==> flow/design.v <==
module ALU(
    input  [31:0] val_A,
    input  [31:0] val_B,
    input  [2:0]  ALU_op,
    output logic [31:0] ALU_out,
    output logic [7:0]  ALU_flags
);
    logic [31:0] sum_result;
    logic [31:0] diff_result;
    logic        overflow_add, overflow_sub;
    logic        signed_ge, signed_lt, signed_gt, signed_le;
    always_comb begin
        sum_result = $signed(val_A) + $signed(val_B);
        diff_result = $signed(val_A) - $signed(val_B);
        overflow_add = (val_A[31] == val_B[31]) && (val_A[31] != sum_result[31]);
        overflow_sub = (val_A[31] != val_B[31]) && (val_A[31] != diff_result[31]);
        signed_ge = ($signed(val_A) >= $signed(val_B));
        signed_lt = ($signed(val_A) < $signed(val_B));
        signed_gt = ($signed(val_A) > $signed(val_B));
        signed_le = ($signed(val_A) <= $signed(val_B));
        case(ALU_op)
            3'b000: begin  
                ALU_out = sum_result;
                ALU_flags[4] = overflow_add;
            end
            3'b001: begin  
                ALU_out = diff_result;
                ALU_flags[4] = overflow_sub;
            end
            3'b010: begin  
                ALU_out = val_A & val_B;
                ALU_flags[4] = 1'b0;
            end
            3'b011: begin  
                ALU_out = val_A | val_B;
                ALU_flags[4] = 1'b0;
            end
            3'b100: begin  
                ALU_out = val_A ^ val_B;
                ALU_flags[4] = 1'b0;
            end
            3'b101: begin  
                ALU_out = ~val_A;
                ALU_flags[4] = 1'b0;
            end
            default: begin  
                ALU_out = 32'b0;
                ALU_flags[4] = 1'b0;
            end
        endcase
        ALU_flags[7] = ALU_out[31];                     
        ALU_flags[6] = (ALU_out == 32'b0);              
        ALU_flags[5] = 1'b0;                            
        ALU_flags[3] = signed_ge;                       
        ALU_flags[2] = signed_lt;                       
        ALU_flags[1] = signed_gt;                       
        ALU_flags[0] = signed_le;                       
    end
endmodule
module shifter(
    input  [31:0] shift_in,     
    input  [1:0]  shift_op,     
    input  [4:0]  shift_amt,    
    output logic [31:0] shift_out   
);
    logic [4:0] valid_shift_amt;
    logic [31:0] rotate_amount;
    assign valid_shift_amt = (shift_amt > 5'd31) ? 5'd31 : shift_amt;
    assign rotate_amount = 32 - valid_shift_amt;
    always_comb begin
        case (shift_op)
            2'b00: begin  
                shift_out = shift_in << valid_shift_amt;
            end
            2'b01: begin  
                shift_out = shift_in >> valid_shift_amt;
            end
            2'b10: begin  
                shift_out = $signed(shift_in) >>> valid_shift_amt;
            end
            2'b11: begin  
                if (valid_shift_amt == 5'd0) begin
                    shift_out = shift_in;   
                end else begin
                    shift_out = (shift_in >> valid_shift_amt) | 
                               (shift_in << rotate_amount);
                end
            end
            default: begin  
                shift_out = shift_in;
            end
        endcase
    end
endmodule
module status_reg_block(
    input  clk,
    input  rst_n,
    input         en_status,     
    input         status_rdy,    
    input  [31:0] status_in,     
    output logic [31:0] status_out   
);
    logic [31:0] status_reg;
    assign status_out = status_rdy ? status_in : status_reg;
    always_ff @(posedge clk or negedge rst_n) begin
        if (!rst_n) begin
            status_reg <= 32'b0;   
        end else if (en_status) begin
            status_reg <= status_in;
        end
    end
endmodule
module regfile(
    input  clk,
    input  [31:0] w_data1,
    input  [3:0]  w_addr1,
    input         w_en1,
    input  [31:0] w_data2,
    input  [3:0]  w_addr2,
    input         w_en2,
    input  [31:0] w_data_ldr,
    input  [3:0]  w_addr_ldr,
    input         w_en_ldr,
    input  [3:0]  A_addr,
    input  [3:0]  B_addr,
    input  [3:0]  shift_addr,
    input  [3:0]  str_addr,
    input  [3:0]  reg_addr,
    input  [1:0]  sel_pc,
    input         load_pc,
    input  [10:0] start_pc,
    input  [10:0] dp_pc,
    output logic [31:0] A_data,
    output logic [31:0] B_data,
    output logic [31:0] shift_data,
    output logic [31:0] str_data,
    output logic [10:0] pc_out,
    output logic [31:0] reg_output
);
    logic [31:0] registers[1:15];   
    logic [10:0] pc_in;
    assign A_data      = (A_addr == 4'd0)     ? 32'b0 : registers[A_addr];
    assign B_data      = (B_addr == 4'd0)     ? 32'b0 : registers[B_addr];
    assign shift_data  = (shift_addr == 4'd0) ? 32'b0 : registers[shift_addr];
    assign str_data    = (str_addr == 4'd0)   ? 32'b0 : registers[str_addr];
    assign reg_output  = (reg_addr == 4'd0)   ? 32'b0 : registers[reg_addr];
    assign pc_out      = registers[4'd15][10:0];   
    assign pc_in       = pc_out + 1'b1;
    always_ff @(posedge clk) begin
        if (w_en1 && w_addr1 != 4'd0) begin
            registers[w_addr1] <= w_data1;
        end else if (w_en2 && w_addr2 != 4'd0) begin
            registers[w_addr2] <= w_data2;
        end else if (w_en_ldr && w_addr_ldr != 4'd0) begin
            registers[w_addr_ldr] <= w_data_ldr;
        end
        if (load_pc) begin
            case (sel_pc)
                2'b01: registers[4'd15] <= {21'b0, start_pc};
                2'b11: registers[4'd15] <= {21'b0, dp_pc};
                default: registers[4'd15] <= {21'b0, pc_in};
            endcase
        end
    end
endmodule
module idecoder(
    input  [31:0] instr,      
    output logic [3:0]  cond,       
    output logic [6:0]  opcode,     
    output logic        en_status,  
    output logic [3:0]  rn,         
    output logic [3:0]  rd,         
    output logic [3:0]  rs,         
    output logic [3:0]  rm,         
    output logic [1:0]  shift_op,   
    output logic [4:0]  imm5,       
    output logic [11:0] imm12,      
    output logic [23:0] imm24,      
    output logic        P,          
    output logic        U,          
    output logic        W           
);
    logic type_I;    
    logic type_RS;   
    assign cond = instr[31:28];       
    assign type_I = instr[25];        
    assign P = instr[24];             
    assign U = instr[23];             
    assign W = instr[21];             
    assign en_status = instr[20];     
    assign rn = instr[19:16];         
    assign rd = instr[15:12];         
    assign rs = instr[11:8];          
    assign rm = instr[3:0];           
    assign shift_op = instr[6:5];     
    assign imm5 = instr[11:7];        
    assign imm12 = instr[11:0];       
    assign imm24 = instr[23:0];       
    assign type_RS = ~type_I & (instr[4] == 1'b1);
    always_comb begin
        case (instr[27:26])
            2'b00: begin  
                if (instr[27:21] == 7'b0011001) begin  
                    opcode = 7'b0000000;
                end else if (instr[27:21] == 7'b0001000) begin  
                    opcode = 7'b0000001;
                end else if (instr[27:21] == 7'b0001001) begin  
                    if (instr[5] == 1'b0) begin   
                        opcode = 7'b1001001;
                    end else begin               
                        opcode = 7'b1001101;
                    end
                end else begin
                    if (type_I) begin
                        case (instr[24:21])
                            4'b0100: opcode = 7'b0000100;  
                            4'b0010: opcode = 7'b0001001;  
                            4'b1010: opcode = 7'b0001010;  
                            4'b0000: opcode = 7'b0001011;  
                            4'b1100: opcode = 7'b0001100;  
                            4'b0001: opcode = 7'b0001101;  
                            4'b1101: opcode = 7'b0000000;  
                            default: opcode = 7'b0000001;  
                        endcase
                    end else if (type_RS) begin
                        case (instr[24:21])
                            4'b0100: opcode = 7'b0111000;  
                            4'b0010: opcode = 7'b0111001;  
                            4'b1010: opcode = 7'b0111010;  
                            4'b0000: opcode = 7'b0111011;  
                            4'b1100: opcode = 7'b0111100;  
                            4'b0001: opcode = 7'b0111101;  
                            4'b1101: opcode = 7'b0110000;  
                            default: opcode = 7'b0000001;  
                        endcase
                    end else begin
                        case (instr[24:21])
                            4'b0100: opcode = 7'b0011000;  
                            4'b0010: opcode = 7'b0011001;  
                            4'b1010: opcode = 7'b0011010;  
                            4'b0000: opcode = 7'b0011011;  
                            4'b1100: opcode = 7'b0011100;  
                            4'b0001: opcode = 7'b0011101;  
                            4'b1101: opcode = 7'b0010000;  
                            default: opcode = 7'b0000001;  
                        endcase
                    end
                end
            end
            2'b01: begin  
                if (instr[20] == 1'b1) begin  
                    if (instr[25] == 1'b0) begin  
                        if (instr[19:16] == 4'b1111) begin  
                            opcode = 7'b1000000;
                        end else begin  
                            opcode = 7'b1100000;
                        end
                    end else begin  
                        opcode = 7'b1101000;
                    end
                end else begin  
                    if (instr[25] == 1'b0) begin  
                        opcode = 7'b1110000;
                    end else begin  
                        opcode = 7'b1111000;
                    end
                end
            end
            2'b10: begin  
                if (instr[25:24] == 2'b10) begin  
                    opcode = 7'b1001000;
                end else begin  
                    opcode = 7'b1001100;
                end
            end
            default: begin  
                opcode = 7'b0000001;  
            end
        endcase
    end
endmodule
module controller(
    input  clk,
    input  rst_n,
    input  [6:0]  opcode,
    input  [31:0] status_reg,
    input  [3:0]  cond,
    input         P,
    input         U,
    input         W,
    input         en_status_decode,
    output logic         waiting,
    output logic         w_en1,
    output logic         w_en2,
    output logic         w_en_ldr,
    output logic         sel_load_LR,
    output logic [1:0]   sel_A_in,
    output logic [1:0]   sel_B_in,
    output logic [1:0]   sel_shift_in,
    output logic         en_A,
    output logic         en_B,
    output logic         en_C,
    output logic         en_S,
    output logic         sel_A,
    output logic         sel_B,
    output logic         sel_post_indexing,
    output logic [2:0]   ALU_op,
    output logic         en_status,
    output logic         status_rdy,
    output logic         load_ir,
    output logic         load_pc,
    output logic [1:0]   sel_pc,
    output logic         ram_w_en1,
    output logic         ram_w_en2
);
    localparam [3:0] RESET = 4'd0;
    localparam [3:0] FETCH = 4'd1;
    localparam [3:0] FETCH_WAIT = 4'd2;
    localparam [3:0] DECODE = 4'd3;
    localparam [3:0] EXECUTE = 4'd4;
    localparam [3:0] MEMORY_INCREMENT_PC = 4'd5;
    localparam [3:0] MEMORY_WAIT = 4'd6;
    localparam [3:0] WRITE_BACK = 4'd7;
    localparam [3:0] LOAD_PC_START = 4'd8;
    localparam [6:0] NOP = 7'b0000000;
    localparam [6:0] HLT = 7'b0000001;
    localparam [6:0] MOV_I = 7'b0001000;
    localparam [3:0] CMP = 4'b1010;
    localparam [2:0] ALU_ADD = 3'b000;
    localparam [2:0] ALU_SUB = 3'b001;
    localparam [2:0] ALU_AND = 3'b010;
    localparam [2:0] ALU_ORR = 3'b011;
    localparam [2:0] ALU_XOR = 3'b100;
    logic N, Z, C, V;
    assign N = status_reg[31];
    assign Z = status_reg[30];
    assign C = status_reg[29];
    assign V = status_reg[28];
    logic [3:0] state;
    always_ff @(posedge clk or negedge rst_n) begin
        if (!rst_n) begin
            state <= RESET;
        end else begin
            case (state)
                RESET: begin
                    state <= LOAD_PC_START;
                end
                LOAD_PC_START: begin
                    state <= FETCH;
                end
                FETCH: begin
                    state <= FETCH_WAIT;
                end
                FETCH_WAIT: begin
                    state <= DECODE;
                end
                DECODE: begin
                    state <= EXECUTE;
                end
                EXECUTE: begin
                    state <= MEMORY_INCREMENT_PC;
                end
                MEMORY_INCREMENT_PC: begin
                    state <= MEMORY_WAIT;
                end
                MEMORY_WAIT: begin
                    state <= WRITE_BACK;
                end
                WRITE_BACK: begin
                    state <= FETCH;
                end
                default: begin
                    state <= RESET;
                end
            endcase
        end
    end
    always_comb begin
        waiting = 1'b1;
        w_en1 = 1'b0;
        w_en2 = 1'b0;
        w_en_ldr = 1'b0;
        sel_load_LR = 1'b0;
        sel_A_in = 2'b00;
        sel_B_in = 2'b00;
        sel_shift_in = 2'b00;
        en_A = 1'b0;
        en_B = 1'b0;
        en_C = 1'b0;
        en_S = 1'b0;
        sel_A = 1'b0;
        sel_B = 1'b0;
        sel_post_indexing = 1'b0;
        ALU_op = ALU_ADD;
        en_status = 1'b0;
        status_rdy = 1'b0;
        load_ir = 1'b0;
        load_pc = 1'b0;
        sel_pc = 2'b00;
        ram_w_en1 = 1'b0;
        ram_w_en2 = 1'b0;
        case (state)
            RESET: begin
                waiting = 1'b1;
            end
            LOAD_PC_START: begin
                waiting = 1'b1;
                load_pc = 1'b1;
                sel_pc = 2'b01;
            end
            FETCH: begin
                waiting = 1'b1;
            end
            FETCH_WAIT: begin
                waiting = 1'b1;
            end
            DECODE: begin
                waiting = 1'b1;
                load_ir = 1'b1;
            end
            EXECUTE: begin
                waiting = 1'b1;
                if (opcode[6] == 1'b0 && cond != 4'b1111) begin
                    if (opcode[3]) begin
                        en_A = 1'b1;
                    end
                    if (opcode[4]) begin
                        en_B = 1'b1;
                    end
                    en_S = 1'b1;
                    if (opcode[4]) begin
                        sel_shift_in = 2'b00;
                    end else begin
                        sel_shift_in = 2'b00;
                    end
                end 
                else if (opcode[6:5] == 2'b11 || opcode[6:3] == 4'b1000) begin
                    if (opcode[3] == 1'b0) begin
                        if (opcode[6:4] == 3'b100) begin  
                            sel_A_in = 2'b11;  
                        end
                        sel_B_in = 2'b00;  
                        en_A = 1'b1;
                        en_B = 1'b0;
                        en_S = 1'b0;
                        sel_shift_in = 2'b00;
                    end 
                    else begin
                        sel_A_in = 2'b00;  
                        sel_B_in = 2'b00;  
                        en_A = 1'b1;
                        en_B = 1'b1;
                        en_S = 1'b1;
                        sel_shift_in = 2'b00;
                    end
                end 
                else if (opcode[6:3] == 4'b1001) begin
                    en_A = 1'b0;
                    if (opcode[1]) begin
                        en_B = 1'b1;
                    end
                    en_S = 1'b1;
                    sel_shift_in = 2'b11;
                end
            end
            MEMORY_INCREMENT_PC: begin
                waiting = 1'b1;
                en_C = 1'b1;
                if (opcode[6] == 1'b0 && cond != 4'b1111) begin
                    sel_pc = 2'b00;
                    load_pc = 1'b1;
                    case (opcode[2:0])
                        3'b000: ALU_op = ALU_ADD;
                        3'b001: ALU_op = ALU_SUB;
                        3'b010: ALU_op = ALU_AND;
                        3'b011: ALU_op = ALU_ORR;
                        3'b100: ALU_op = ALU_XOR;
                        default: ALU_op = ALU_ADD;
                    endcase
                    if (opcode[3] == 1'b0) begin
                        sel_A = 1'b1;
                    end
                    if (opcode[4] == 1'b0) begin
                        sel_B = 1'b1;
                    end
                    sel_post_indexing = 1'b0;
                    sel_load_LR = 1'b0;
                    en_status = en_status_decode;
                    if (opcode[3:0] != CMP) begin
                        w_en1 = 1'b1;
                    end
                    ram_w_en2 = 1'b0;
                end 
                else if (opcode[6:5] == 2'b11 || opcode[6:3] == 4'b1000) begin
                    sel_pc = 2'b00;
                    load_pc = 1'b1;
                    if (U == 1'b0) begin
                        ALU_op = ALU_SUB;
                    end else begin
                        ALU_op = ALU_ADD;
                    end
                    sel_A = 1'b0;  
                    sel_post_indexing = ~P;
                    if (opcode[3] == 1'b1) begin
                        sel_B = 1'b0;  
                    end else begin
                        sel_B = 1'b1;  
                    end
                    sel_load_LR = 1'b0;
                    en_status = en_status_decode;
                    w_en1 = 1'b0;
                    w_en2 = ~P | W;
                    if (opcode[4] == 1'b1) begin  
                        ram_w_en2 = 1'b1;
                    end else begin  
                        ram_w_en2 = 1'b0;
                    end
                end 
                else if (opcode[6:3] == 4'b1001) begin
                    if ((cond == 4'b0000 && Z) || 
                        (cond == 4'b0001 && ~Z) || 
                        (cond == 4'b0010 && C) || 
                        (cond == 4'b0011 && ~C) || 
                        (cond == 4'b0100 && N) || 
                        (cond == 4'b0101 && ~N) || 
                        (cond == 4'b0110 && V) || 
                        (cond == 4'b0111 && ~V) || 
                        (cond == 4'b1000 && C && ~Z) || 
                        (cond == 4'b1001 && (~C || Z)) || 
                        (cond == 4'b1010 && (N == V)) || 
                        (cond == 4'b1011 && (N != V)) || 
                        (cond == 4'b1100 && (~Z && (N == V))) || 
                        (cond == 4'b1101 && (Z || (N != V))) || 
                        (cond == 4'b1110)) begin
                        sel_pc = 2'b11;
                        load_pc = 1'b1;
                    end else begin
                        sel_pc = 2'b00;
                        load_pc = 1'b1;
                    end
                    if (opcode[2] == 1'b1) begin
                        w_en1 = 1'b1;
                        sel_load_LR = 1'b0;
                    end
                    ALU_op = ALU_ADD;
                    sel_A = 1'b1;
                    if (opcode[1] == 1'b1) begin
                        sel_B = 1'b0;
                    end else begin
                        sel_B = 1'b1;
                    end
                    sel_post_indexing = 1'b0;
                    en_status = 1'b0;
                end
            end
            MEMORY_WAIT: begin
                waiting = 1'b1;
                status_rdy = 1'b1;
            end
            WRITE_BACK: begin
                waiting = 1'b1;
                if (opcode[6:4] == 3'b110 || opcode[6:3] == 4'b1000) begin
                    w_en_ldr = 1'b1;
                end
            end
            default: begin
                waiting = 1'b1;
            end
        endcase
    end
endmodule
module datapath(
    input  clk,
    input  rst_n,
    input  [3:0]  w_addr1,
    input         w_en1,
    input  [3:0]  w_addr2,
    input         w_en2,
    input  [3:0]  w_addr_ldr,
    input         w_en_ldr,
    input  [31:0] w_data_ldr,
    input  [3:0]  A_addr,
    input  [3:0]  B_addr,
    input  [3:0]  shift_addr,
    input  [3:0]  str_addr,
    input  [3:0]  reg_addr,       
    input  [1:0]  sel_pc,
    input         load_pc,
    input  [10:0] start_pc,
    input  [1:0]  sel_A_in,
    input  [1:0]  sel_B_in,
    input  [1:0]  sel_shift_in,
    input         en_A,
    input         en_B,
    input         en_S,
    input  [31:0] shift_imme,
    input         sel_shift,
    input  [1:0]  shift_op,
    input         sel_A,
    input         sel_B,
    input         sel_post_indexing,
    input  [31:0] imme_data,
    input  [2:0]  ALU_op,
    input         en_status,
    input         status_rdy,
    input  [31:0] LR_in,
    input         sel_load_LR,
    output logic [31:0] datapath_out,
    output logic [31:0] status_out,
    output logic [31:0] str_data,
    output logic [10:0] PC,
    output logic [31:0] reg_output
);  
    logic [31:0] A_data, B_data, shift_data, str_data_rf;
    logic [10:0] pc_out;
    logic [31:0] reg_output_rf;
    logic [31:0] shift_out;
    logic [31:0] val_A, val_B, ALU_out, shift_amt, status_in;
    logic [7:0]  ALU_flags;
    logic [31:0] A_in, B_in, shift_in;
    logic [31:0] A_reg, B_reg, S_reg, status_out_reg;
    logic [31:0] w_data1;
    logic [3:0]  w_addr1_in;
    assign PC = pc_out;
    assign reg_output = reg_output_rf;
    assign status_out = status_out_reg;
    assign str_data = str_data_rf;
    regfile regfile(
        .clk(clk),
        .w_data1(w_data1),
        .w_addr1(w_addr1_in),
        .w_en1(w_en1),
        .w_data2(ALU_out),
        .w_addr2(w_addr2),
        .w_en2(w_en2),
        .w_data_ldr(w_data_ldr),
        .w_addr_ldr(w_addr_ldr),
        .w_en_ldr(w_en_ldr),
        .sel_pc(sel_pc),
        .load_pc(load_pc),
        .start_pc(start_pc),
        .dp_pc(ALU_out[10:0]),
        .A_addr(A_addr),
        .B_addr(B_addr),
        .shift_addr(shift_addr),
        .str_addr(str_addr),
        .A_data(A_data),
        .B_data(B_data),
        .shift_data(shift_data),
        .str_data(str_data_rf),
        .pc_out(pc_out),
        .reg_output(reg_output_rf),
        .reg_addr(reg_addr)
    );
    shifter shifter(
        .shift_in(B_reg),
        .shift_op(shift_op),
        .shift_amt(S_reg[4:0]),
        .shift_out(shift_out)
    );
    ALU alu(
        .val_A(val_A),
        .val_B(val_B),
        .ALU_op(ALU_op),
        .ALU_out(ALU_out),
        .ALU_flags(ALU_flags)
    );
    status_reg_block status_reg(
        .clk(clk),
        .rst_n(rst_n),
        .en_status(en_status),
        .status_rdy(status_rdy),
        .status_in(status_in),
        .status_out(status_out_reg)
    );
    assign status_in = {24'b0, ALU_flags};
    assign datapath_out = sel_post_indexing ? val_A : ALU_out;
    assign w_data1 = sel_load_LR ? LR_in : ALU_out;
    assign w_addr1_in = sel_load_LR ? 4'd14 : w_addr1;   
    assign val_A = sel_A ? 32'b0 : A_reg;
    assign val_B = sel_B ? imme_data : shift_out; 
    assign shift_amt = sel_shift ? shift_in : shift_imme;
    always_comb begin
        case (sel_A_in)
            2'b00: A_in = A_data;         
            2'b01: A_in = ALU_out;        
            2'b11: A_in = {21'b0, pc_out};  
            default: A_in = A_data;
        endcase
    end
    always_comb begin
        case (sel_B_in)
            2'b00: B_in = B_data;         
            2'b01: B_in = ALU_out;        
            2'b11: B_in = val_B;          
            default: B_in = B_data;
        endcase
    end
    always_comb begin
        case (sel_shift_in)
            2'b00: shift_in = shift_data;  
            2'b01: shift_in = ALU_out;     
            2'b11: shift_in = 32'b0;       
            default: shift_in = shift_data;
        endcase
    end
    always_ff @(posedge clk or negedge rst_n) begin
        if (!rst_n) begin
            A_reg <= 32'b0;
        end else if (en_A) begin
            A_reg <= A_in;
        end
    end
    always_ff @(posedge clk or negedge rst_n) begin
        if (!rst_n) begin
            B_reg <= 32'b0;
        end else if (en_B) begin
            B_reg <= B_in;
        end
    end
    always_ff @(posedge clk or negedge rst_n) begin
        if (!rst_n) begin
            S_reg <= 32'b0;
        end else if (en_S) begin
            S_reg <= shift_amt;
        end
    end
endmodule
module cpu (
    input  clk,
    input  rst_n,
    input  [31:0] instr,
    input  [31:0] ram_data2,
    input  [10:0] start_pc,
    input  [3:0]  reg_addr,   
    output logic         waiting,
    output logic         ram_w_en1,
    output logic         ram_w_en2,
    output logic [10:0]  ram_addr2,
    output logic [31:0]  ram_in2,
    output logic [31:0]  status_out,
    output logic [31:0]  datapath_out,
    output logic [10:0]  pc_out,
    output logic [31:0]  reg_output
);
    logic [31:0] instr_reg;
    logic [3:0]  cond;            
    logic [6:0]  opcode;          
    logic        en_status_decode;  
    logic [3:0]  rn, rd, rs, rm;  
    logic [1:0]  shift_op;        
    logic [4:0]  imm5;            
    logic [11:0] imm12;           
    logic [23:0] imm24;           
    logic        P, U, W;         
    logic [3:0] rt;
    assign rt = rd;
    logic [31:0] status_out_dp;
    logic [31:0] datapath_out_dp;
    logic [31:0] str_data_dp;
    logic [10:0] pc_out_dp;
    logic [31:0] reg_output_dp;
    logic        waiting_ctrl;
    logic        w_en1, w_en2, w_en_ldr, sel_load_LR;
    logic [1:0]  sel_A_in, sel_B_in, sel_shift_in;
    logic        en_A, en_B, en_C, en_S;
    logic        sel_A, sel_B, sel_post_indexing;
    logic [2:0]  ALU_op;
    logic        en_status, status_rdy_ctrl;
    logic        load_ir, load_pc_ctrl;
    logic [1:0]  sel_pc_ctrl;
    logic        ram_w_en1_ctrl, ram_w_en2_ctrl;
    assign waiting = waiting_ctrl;
    assign status_out = status_out_dp;
    assign datapath_out = datapath_out_dp;
    assign pc_out = pc_out_dp;
    assign reg_output = reg_output_dp;
    assign ram_addr2 = datapath_out_dp[10:0];
    assign ram_in2 = str_data_dp;
    assign ram_w_en1 = ram_w_en1_ctrl;
    assign ram_w_en2 = ram_w_en2_ctrl;
    idecoder idecoder(
        .instr(instr_reg),
        .cond(cond),
        .opcode(opcode),
        .en_status(en_status_decode),
        .rn(rn),
        .rd(rd),
        .rs(rs),
        .rm(rm),
        .shift_op(shift_op),
        .imm5(imm5),
        .imm12(imm12),
        .imm24(imm24),
        .P(P),
        .U(U),
        .W(W)
    );
    datapath datapath(
        .clk(clk),
        .rst_n(rst_n),
        .LR_in(ram_data2),
        .sel_load_LR(sel_load_LR),
        .w_addr1(rd),
        .w_en1(w_en1),
        .w_addr2(rn),
        .w_en2(w_en2),
        .w_addr_ldr(rt),            
        .w_en_ldr(w_en_ldr),
        .w_data_ldr(ram_data2),     
        .A_addr(rn),
        .B_addr(rm),
        .shift_addr(rs),
        .str_addr(rt),
        .reg_addr(reg_addr),        
        .sel_pc(sel_pc_ctrl),
        .load_pc(load_pc_ctrl),
        .start_pc(start_pc),
        .sel_A_in(sel_A_in),
        .sel_B_in(sel_B_in),
        .sel_shift_in(sel_shift_in),
        .en_A(en_A),
        .en_B(en_B),
        .en_S(en_S),
        .shift_imme({27'd0, imm5}),
        .sel_shift(1'b0),           
        .shift_op(shift_op),
        .sel_A(sel_A),
        .sel_B(sel_B),
        .sel_post_indexing(sel_post_indexing),
        .imme_data({20'd0, imm12}),
        .ALU_op(ALU_op),
        .en_status(en_status),
        .status_rdy(status_rdy_ctrl),
        .datapath_out(datapath_out_dp),
        .status_out(status_out_dp),
        .str_data(str_data_dp),
        .PC(pc_out_dp),
        .reg_output(reg_output_dp)
    );
    controller controller(
        .clk(clk),
        .rst_n(rst_n),
        .opcode(opcode),
        .status_reg(status_out_dp),
        .cond(cond),
        .P(P),
        .U(U),
        .W(W),
        .en_status_decode(en_status_decode),
        .waiting(waiting_ctrl),
        .w_en1(w_en1),
        .w_en2(w_en2),
        .w_en_ldr(w_en_ldr),
        .sel_load_LR(sel_load_LR),
        .sel_A_in(sel_A_in),
        .sel_B_in(sel_B_in),
        .sel_shift_in(sel_shift_in),
        .en_A(en_A),
        .en_B(en_B),
        .en_C(en_C),
        .en_S(en_S),
        .sel_A(sel_A),
        .sel_B(sel_B),
        .sel_post_indexing(sel_post_indexing),
        .ALU_op(ALU_op),
        .en_status(en_status),
        .status_rdy(status_rdy_ctrl),
        .load_ir(load_ir),
        .load_pc(load_pc_ctrl),
        .sel_pc(sel_pc_ctrl),
        .ram_w_en1(ram_w_en1_ctrl),
        .ram_w_en2(ram_w_en2_ctrl)
    );
    always_ff @(posedge clk or negedge rst_n) begin
        if (!rst_n) begin
            instr_reg <= 32'b0;
        end else if (load_ir) begin
            instr_reg <= instr;
        end
    end
endmodule
## Step by step through the tools: cpu

What the tools print for cpu, step after step.
Lines are those of the file above, counted from 1.
Operators carry their Yosys type and port widths (W data, S select, Z words).
Not given: n/a

- Design top: cpu
- Clock: clk
- Library: sky130hd
- Corner: tt_025C_1v80

## Elaborated design

Counts by Yosys on the flattened word-level netlist (proc, flatten, opt, wreduce; memories kept). Register bits leave out memories and registers merged into their read ports (data or address); mux counts leave out enables and synchronous resets folded into registers. Print and check cells are left out.
Yosys's memory passes give these memory sizes; they may raise the number of words (mostly to a power of two), join words into wider ones and drop unused or constant bits.

- Register bits: 108
- Bits in latches: 0
- Memory bits (writable): 480
- Memory bits (read-only): 64
- Word width x clocked read ports: 4
- Memory cells: 2
- Output and inout port bits: 153
- Word-level cells: 280

- $add $sub $neg: 4
- Multipliers: 0
- Div/mod/pow operators: 0
- $lt $le $gt $ge: 5
- Eq/ne operators: 62
- Shift-type cells: 4
- Muxes and demuxes: 125
- Bitwise operators: 17
- Reduce/logical cells: 56

Memory list:

| name | words | width | rd ports | wr ports | line | text |
|---|---|---|---|---|---|---|
| datapath.regfile.registers | 15 | 32 | 5 | 2 | 140 | `logic [31:0] registers[1:15];` |
| (name not given) | 16 | 4 | 1 | 0 | 344 | `case (state)` |

Operators with widths:

| kind | number |
|---|---|
| $mux W32 | 24 |
| $pmux W32 S6 | 1 |
| $pmux W32 S4 | 1 |
| $or A32 B32 Y32 | 2 |
| $pmux W32 S2 | 1 |
| $mux W1 | 62 |
| $eq A4 B4 Y1 const B | 14 |
| $mux W7 | 7 |
| $pmux W6 S7 | 1 |
| $eq A4 B3 Y1 const B | 9 |
| $pmux W5 S7 | 1 |
| $add A32 B32 Y32 | 1 |
| $sub A32 B32 Y32 | 1 |
| $ge A32 B32 Y1 | 1 |
| $gt A32 B32 Y1 | 1 |
| $le A32 B32 Y1 | 1 |
| $lt A32 B32 Y1 | 1 |
| $and A32 B32 Y32 | 1 |
| $xor A32 B32 Y32 | 1 |
| $shl A32 B32 Y32 | 1 |
| $shl A32 B5 Y32 | 1 |
| $shr A32 B5 Y32 | 1 |
| $sshr A32 B5 Y32 | 1 |
| $not A32 Y32 | 1 |
| $logic_not A32 Y1 | 1 |
| $reduce_or A32 Y1 | 1 |
| $pmux W4 S7 | 1 |
| $logic_not A4 Y1 | 6 |

Not listed: further kinds 42, cells in them 128.

## Depth

Longest topological path by Yosys (ltp), each cell counted once; first at word level (registers and memories cut), then after technology mapping (sequential cells cut; the memories' decode and read muxes count).

- Depth in word-level cells: 26
- ABC_AREA: 0
- Gate-level depth with buffers: 29
- Depth with buffers taken out: 27

## Synthesis result

The flow's flattened synthesis, as Yosys stat reports it; memories are mapped. The netlist is that of the ABC_AREA named above (0 if unset); the other value can give another one.
Totals and module areas in this step are rounded.

Cells by type:

| cell type | number | area in all (µm²) |
|---|---|---|
| sky130_fd_sc_hd__edfxtp_1 | 459 | 1.38E+04 |
| sky130_fd_sc_hd__mux4_2 | 417 | 9.39E+03 |
| sky130_fd_sc_hd__dfrtp_1 | 112 | 2.8E+03 |
| sky130_fd_sc_hd__mux2i_1 | 247 | 2.47E+03 |
| sky130_fd_sc_hd__mux2_2 | 147 | 1.66E+03 |
| sky130_fd_sc_hd__nand2_1 | 425 | 1,595.28 |
| sky130_fd_sc_hd__nor2_1 | 399 | 1.5E+03 |
| sky130_fd_sc_hd__a21oi_1 | 296 | 1.48E+03 |
| sky130_fd_sc_hd__ha_1 | 115 | 1,438.88 |
| sky130_fd_sc_hd__a211oi_1 | 170 | 1.28E+03 |
| sky130_fd_sc_hd__o21ai_0 | 248 | 1,241.19 |
| sky130_fd_sc_hd__clkbuf_1 | 303 | 1.14E+03 |
| sky130_fd_sc_hd__a22oi_1 | 80 | 600.576 |
| sky130_fd_sc_hd__o211ai_1 | 80 | 600.576 |
| sky130_fd_sc_hd__buf_4 | 59 | 442.925 |
| sky130_fd_sc_hd__dfxtp_1 | 21 | 420.403 |
| sky130_fd_sc_hd__a21o_1 | 52 | 390.374 |
| sky130_fd_sc_hd__inv_1 | 104 | 390.374 |

Not listed: further types 99, cells in them 763.

- Standard cells after synthesis: 4,497
- Chip area (Yosys): 48,040 µm²
- Sequential part of the area: 17,010 µm²
- Mapped flip-flops: 592
- Buffer cells: 459

The figures by module come from a second, unflattened synthesis with its own total; it is not the netlist above.

- Cell total of the unflattened synthesis: 5,114
- Area total of the unflattened synthesis: 58,070 µm²

Each row is one instance without its submodules.

Modules:

| module | times used | cells | area (µm²) | sequential area (µm²) |
|---|---|---|---|---|
| regfile | 1 | 2,284 | 34,710 | 14,200 |
| shifter | 1 | 922 | 7,122 | 0.0 |
| ALU | 1 | 927 | 5,944 | 0.0 |
| datapath | 1 | 569 | 5,330 | 1,727 |
| status_reg_block | 1 | 104 | 1,889 | 800.8 |
| cpu | 1 | 80 | 1,431 | 800.8 |
| idecoder | 1 | 121 | 872.1 | 0.0 |
| controller | 1 | 107 | 769.5 | 100.1 |

## Timing after synthesis

Path of least setup slack by OpenSTA after synthesis, without wires, with an ideal clock, recovery checks aside; 20% of the period is set as input and as output delay. Where synthesis merged equal registers, the netlist keeps one of their names.

- Path type: register -> output
- From: register instr_reg[26]
- To: output port status_out[6]
- Clock period: 12.0 ns
- External output delay: 2.400 ns
- Time at the first pin: 0.000 ns
- Arrival time: 6.714 ns
- Data required time: 9.600 ns
- Setup slack: 2.886 ns
- Path delay: 6.714 ns
- Stages on the path: 28
- Synthesis period reached: 9.114 ns

"path delay" = arrival - input delay + setup time.
A path that ends at an output port has no setup time.
"stages on the path": output pins that drive a net of the path, with the launching flip-flop's if there is one; two outputs of one cell count as two.
"synthesis period reached" is the clock period less the worst setup slack; recovery checks do not enter. This is arithmetic on one report: input and output delays are still those of the set period (20% each).
Between the ends stands the longest chain of elaborated cells between them, by number of cells; it is not shown to be the way that was timed. Of several equally long chains one is given.
A line is the first line of the expression or statement that the cell stems from. Yosys adds cells for indexed reads and writes and turns some case tables into memories.

- Path through: sky130_fd_sc_hd__dfrtp_1 > sky130_fd_sc_hd__inv_1 > sky130_fd_sc_hd__ha_1 > sky130_fd_sc_hd__inv_2 > sky130_fd_sc_hd__a2111oi_2 > sky130_fd_sc_hd__a22o_1 > sky130_fd_sc_hd__a21oi_1 > sky130_fd_sc_hd__o21ai_1 > sky130_fd_sc_hd__nand2_1 > sky130_fd_sc_hd__a21oi_1 > sky130_fd_sc_hd__or3_1 > sky130_fd_sc_hd__clkbuf_1 > sky130_fd_sc_hd__buf_1 > sky130_fd_sc_hd__o211ai_1 > sky130_fd_sc_hd__o21a_1 > sky130_fd_sc_hd__ha_1 > sky130_fd_sc_hd__or4_1 > sky130_fd_sc_hd__nand2b_4 > sky130_fd_sc_hd__a311oi_1 > sky130_fd_sc_hd__o31ai_2 > sky130_fd_sc_hd__o21ai_2 > sky130_fd_sc_hd__a31oi_1 > sky130_fd_sc_hd__o41ai_1 > sky130_fd_sc_hd__xnor2_1 > sky130_fd_sc_hd__o211ai_1 > sky130_fd_sc_hd__or4_1 > sky130_fd_sc_hd__or4_1 > sky130_fd_sc_hd__o21ai_1
- Length of the longest elaborated chain: 15
- Elaborated cells on any way between the ends: 52
- Those cells by class: add/sub: 2; eq/ne: 17; mux: 23; logic: 5; reduce/logical: 5

Ends and longest elaborated chain, post-synthesis:

| element | line | text |
|---|---|---|
| start, declared | 746 | `logic [31:0] instr_reg;` |
| start, assigned | 877 | `instr_reg <= 32'b0;` |
| start, assigned | 879 | `instr_reg <= instr;` |
| $eq A7 B4 Y1 | 207 | `end else if (instr[27:21] == 7'b0001001) begin` |
| $mux W7 | 207 |  |
| $mux W7 | 205 | `end else if (instr[27:21] == 7'b0001000) begin` |
| $mux W7 | 203 | `if (instr[27:21] == 7'b0011001) begin` |
| $pmux W7 S3 | 201 | `case (instr[27:26])` |
| $eq A4 B4 Y1 | 519 | `else if (opcode[6:3] == 4'b1001) begin` |
| $mux W1 | 519 |  |
| $mux W1 | 494 | `else if (opcode[6:5] == 2'b11 \|\| opcode[6:3] == 4'b1000) begin` |
| $mux W1 | 469 | `if (opcode[6] == 1'b0 && cond != 4'b1111) begin` |
| $mux W1 | 402 | `case (state)` |
| $mux W32 | 680 | `assign val_A = sel_A ? 32'b0 : A_reg;` |
| $sub A32 B32 Y32 | 14 | `diff_result = $signed(val_A) - $signed(val_B);` |
| $pmux W32 S6 | 21 | `case(ALU_op)` |
| $logic_not A32 Y1 | 52 | `ALU_flags[6] = (ALU_out == 32'b0);` |
| $mux W8 | 104 | `assign status_out = status_rdy ? status_in : status_reg;` |
| end, declared | 741 | `output logic [31:0]  status_out,` |

## Worst path after layout

Path of least setup slack in the final report of stored run 2 (OpenROAD, finished layout, wires in). Where an end is a register, its clock arrival counts in the times.

- Path type: register -> output
- From: register datapath.S_reg[0]
- To: output port status_out[6]
- Clock period: 10.1 ns
- External output delay: 2.02 ns
- Time at the first pin: 0.63 ns
- Arrival time: 7.98 ns
- Data required time: 8.08 ns
- Setup slack: 0.10 ns
- Stages on the path: 25

Between the ends stands the longest chain of elaborated cells between them, by number of cells; it is not shown to be the way that was timed. Of several equally long chains one is given.

- Path through: sky130_fd_sc_hd__dfrtp_4 > sky130_fd_sc_hd__buf_4 > sky130_fd_sc_hd__mux4_2 > sky130_fd_sc_hd__nand2_1 > sky130_fd_sc_hd__o21ai_0 > sky130_fd_sc_hd__mux2i_1 > sky130_fd_sc_hd__nor3_1 > sky130_fd_sc_hd__a21oi_1 > sky130_fd_sc_hd__a2bb2oi_1 > sky130_fd_sc_hd__nor2_1 > sky130_fd_sc_hd__o221ai_1 > sky130_fd_sc_hd__ha_2 > sky130_fd_sc_hd__a21oi_1 > sky130_fd_sc_hd__o211ai_1 > sky130_fd_sc_hd__a21boi_1 > sky130_fd_sc_hd__and2_1 > sky130_fd_sc_hd__o21ai_0 > sky130_fd_sc_hd__a21boi_0 > sky130_fd_sc_hd__o211ai_1 > sky130_fd_sc_hd__a221oi_2 > sky130_fd_sc_hd__nand3b_1 > sky130_fd_sc_hd__or4_1 > sky130_fd_sc_hd__or4_1 > sky130_fd_sc_hd__o21ai_1 > sky130_fd_sc_hd__clkdlybuf4s50_1
- Length of the longest elaborated chain: 12
- Elaborated cells on any way between the ends: 20
- Those cells by class: add/sub: 3; compare: 1; shift: 4; mux: 6; logic: 4; reduce/logical: 2

Ends and longest elaborated chain, post-layout:

| element | line | text |
|---|---|---|
| start, declared | 621 | `logic [31:0] A_reg, B_reg, S_reg, status_out_reg;` |
| start, assigned | 723 | `S_reg <= 32'b0;` |
| start, assigned | 725 | `S_reg <= shift_amt;` |
| $gt A5 B5 Y1 | 68 | `assign valid_shift_amt = (shift_amt > 5'd31) ? 5'd31 : shift_amt;` |
| $mux W5 | 68 |  |
| $sub A6 B5 Y7 | 69 | `assign rotate_amount = 32 - valid_shift_amt;` |
| $shl A32 B32 Y32 | 86 | `(shift_in << rotate_amount);` |
| $or A32 B32 Y32 | 85 | `shift_out = (shift_in >> valid_shift_amt) \|` |
| $mux W32 | 82 | `if (valid_shift_amt == 5'd0) begin` |
| $pmux W32 S4 | 71 | `case (shift_op)` |
| $mux W32 | 681 | `assign val_B = sel_B ? imme_data : shift_out;` |
| $sub A32 B32 Y32 | 14 | `diff_result = $signed(val_A) - $signed(val_B);` |
| $pmux W32 S6 | 21 | `case(ALU_op)` |
| $logic_not A32 Y1 | 52 | `ALU_flags[6] = (ALU_out == 32'b0);` |
| $mux W8 | 104 | `assign status_out = status_rdy ? status_in : status_reg;` |
| end, declared | 741 | `output logic [31:0]  status_out,` |

FLOW RESULTS
============

Flow measurements of cpu on sky130hd: 4 stored runs with different settings, listed in no order. Input and output delays are each 20% of the period that was set; the output load is 0.01 pF.
"achieved clock period" = clock period - worst setup slack. The figure is calculated, with input and output delays left at 20% of the set period.
"critical path time" means the part of the period allowed to the worst setup path (the constraints hold back 20% at inputs and 20% at outputs) less its slack; where the path has registers, the arrival times of their clocks count too.
"overall power" is the tool's figure for a default switching activity; nothing was simulated.
Values from the reports are rounded here.

### Stored run 1

Settings: `CAP_MARGIN=0`, `CELL_PAD_IN_SITES_DETAIL_PLACEMENT=0`, `CORE_ASPECT_RATIO=1.44`, `CORE_MARGIN=6`, `CORE_UTILIZATION=25`, `CTS_CLUSTER_DIAMETER=352`, `CTS_CLUSTER_SIZE=33`, `GPL_ROUTABILITY_DRIVEN=0`, `GPL_TIMING_DRIVEN=0`, `MAX_ROUTING_LAYER=met5`, `MIN_ROUTING_LAYER=met2`, `PLACE_DENSITY=0.87`, `TNS_END_PERCENT=35`, `period_ns=15.5`, `SLEW_MARGIN=20`

No final report: routing broke off with GRT-0116.

### Stored run 2

Settings: `CAP_MARGIN=30`, `CORE_UTILIZATION=48`, `GPL_ROUTABILITY_DRIVEN=1`, `MAX_ROUTING_LAYER=met5`, `PLACE_DENSITY=0.64`, `SLEW_MARGIN=20`, `TNS_END_PERCENT=10`, `period_ns=10.1`, `CORE_MARGIN=2`

- Standard-cell area after routing: 55,220 µm²
- Overall power: 12.43 mW
- Total die area: 102,600 µm²
- Synthesized cell area: 48,040 µm²
- Smallest setup slack: 0.100 ns
- Critical path time: 7.98 ns
- Critical path type: register -> output
- Final utilization: 55.4%
- Achieved clock period: 10.000 ns
- Worst hold slack: 0.491 ns

### Stored run 3

Settings: `CAP_MARGIN=40`, `CELL_PAD_IN_SITES_DETAIL_PLACEMENT=1`, `CORE_MARGIN=10`, `CORE_UTILIZATION=25`, `CTS_CLUSTER_DIAMETER=352`, `CTS_CLUSTER_SIZE=33`, `GPL_ROUTABILITY_DRIVEN=0`, `HOLD_SLACK_MARGIN=0.22`, `MAX_ROUTING_LAYER=met4`, `MIN_ROUTING_LAYER=met2`, `PLACE_DENSITY_LB_ADDON=0.06`, `TNS_END_PERCENT=95`, `period_ns=15.5`, `SLEW_MARGIN=20`

- Standard-cell area after routing: 54,760 µm²
- Overall power: 7.660 mW
- Total die area: 210,100 µm²
- Synthesized cell area: 48,040 µm²
- Smallest setup slack: 2.123 ns
- Critical path time: 10.28 ns
- Critical path type: register -> output
- Final utilization: 28.7%
- Achieved clock period: 13.377 ns
- Worst hold slack: 0.499 ns

### Stored run 4

Settings: `ABC_AREA=1`, `CAP_MARGIN=40`, `CELL_PAD_IN_SITES_DETAIL_PLACEMENT=0`, `CORE_ASPECT_RATIO=1.09`, `CORE_UTILIZATION=52`, `GPL_TIMING_DRIVEN=0`, `MAX_ROUTING_LAYER=met5`, `MIN_ROUTING_LAYER=met2`, `PLACE_DENSITY_LB_ADDON=0.11`, `TNS_END_PERCENT=80`, `period_ns=14.0`, `CORE_MARGIN=2`, `SLEW_MARGIN=20`

No final report: routing broke off with GRT-0116.
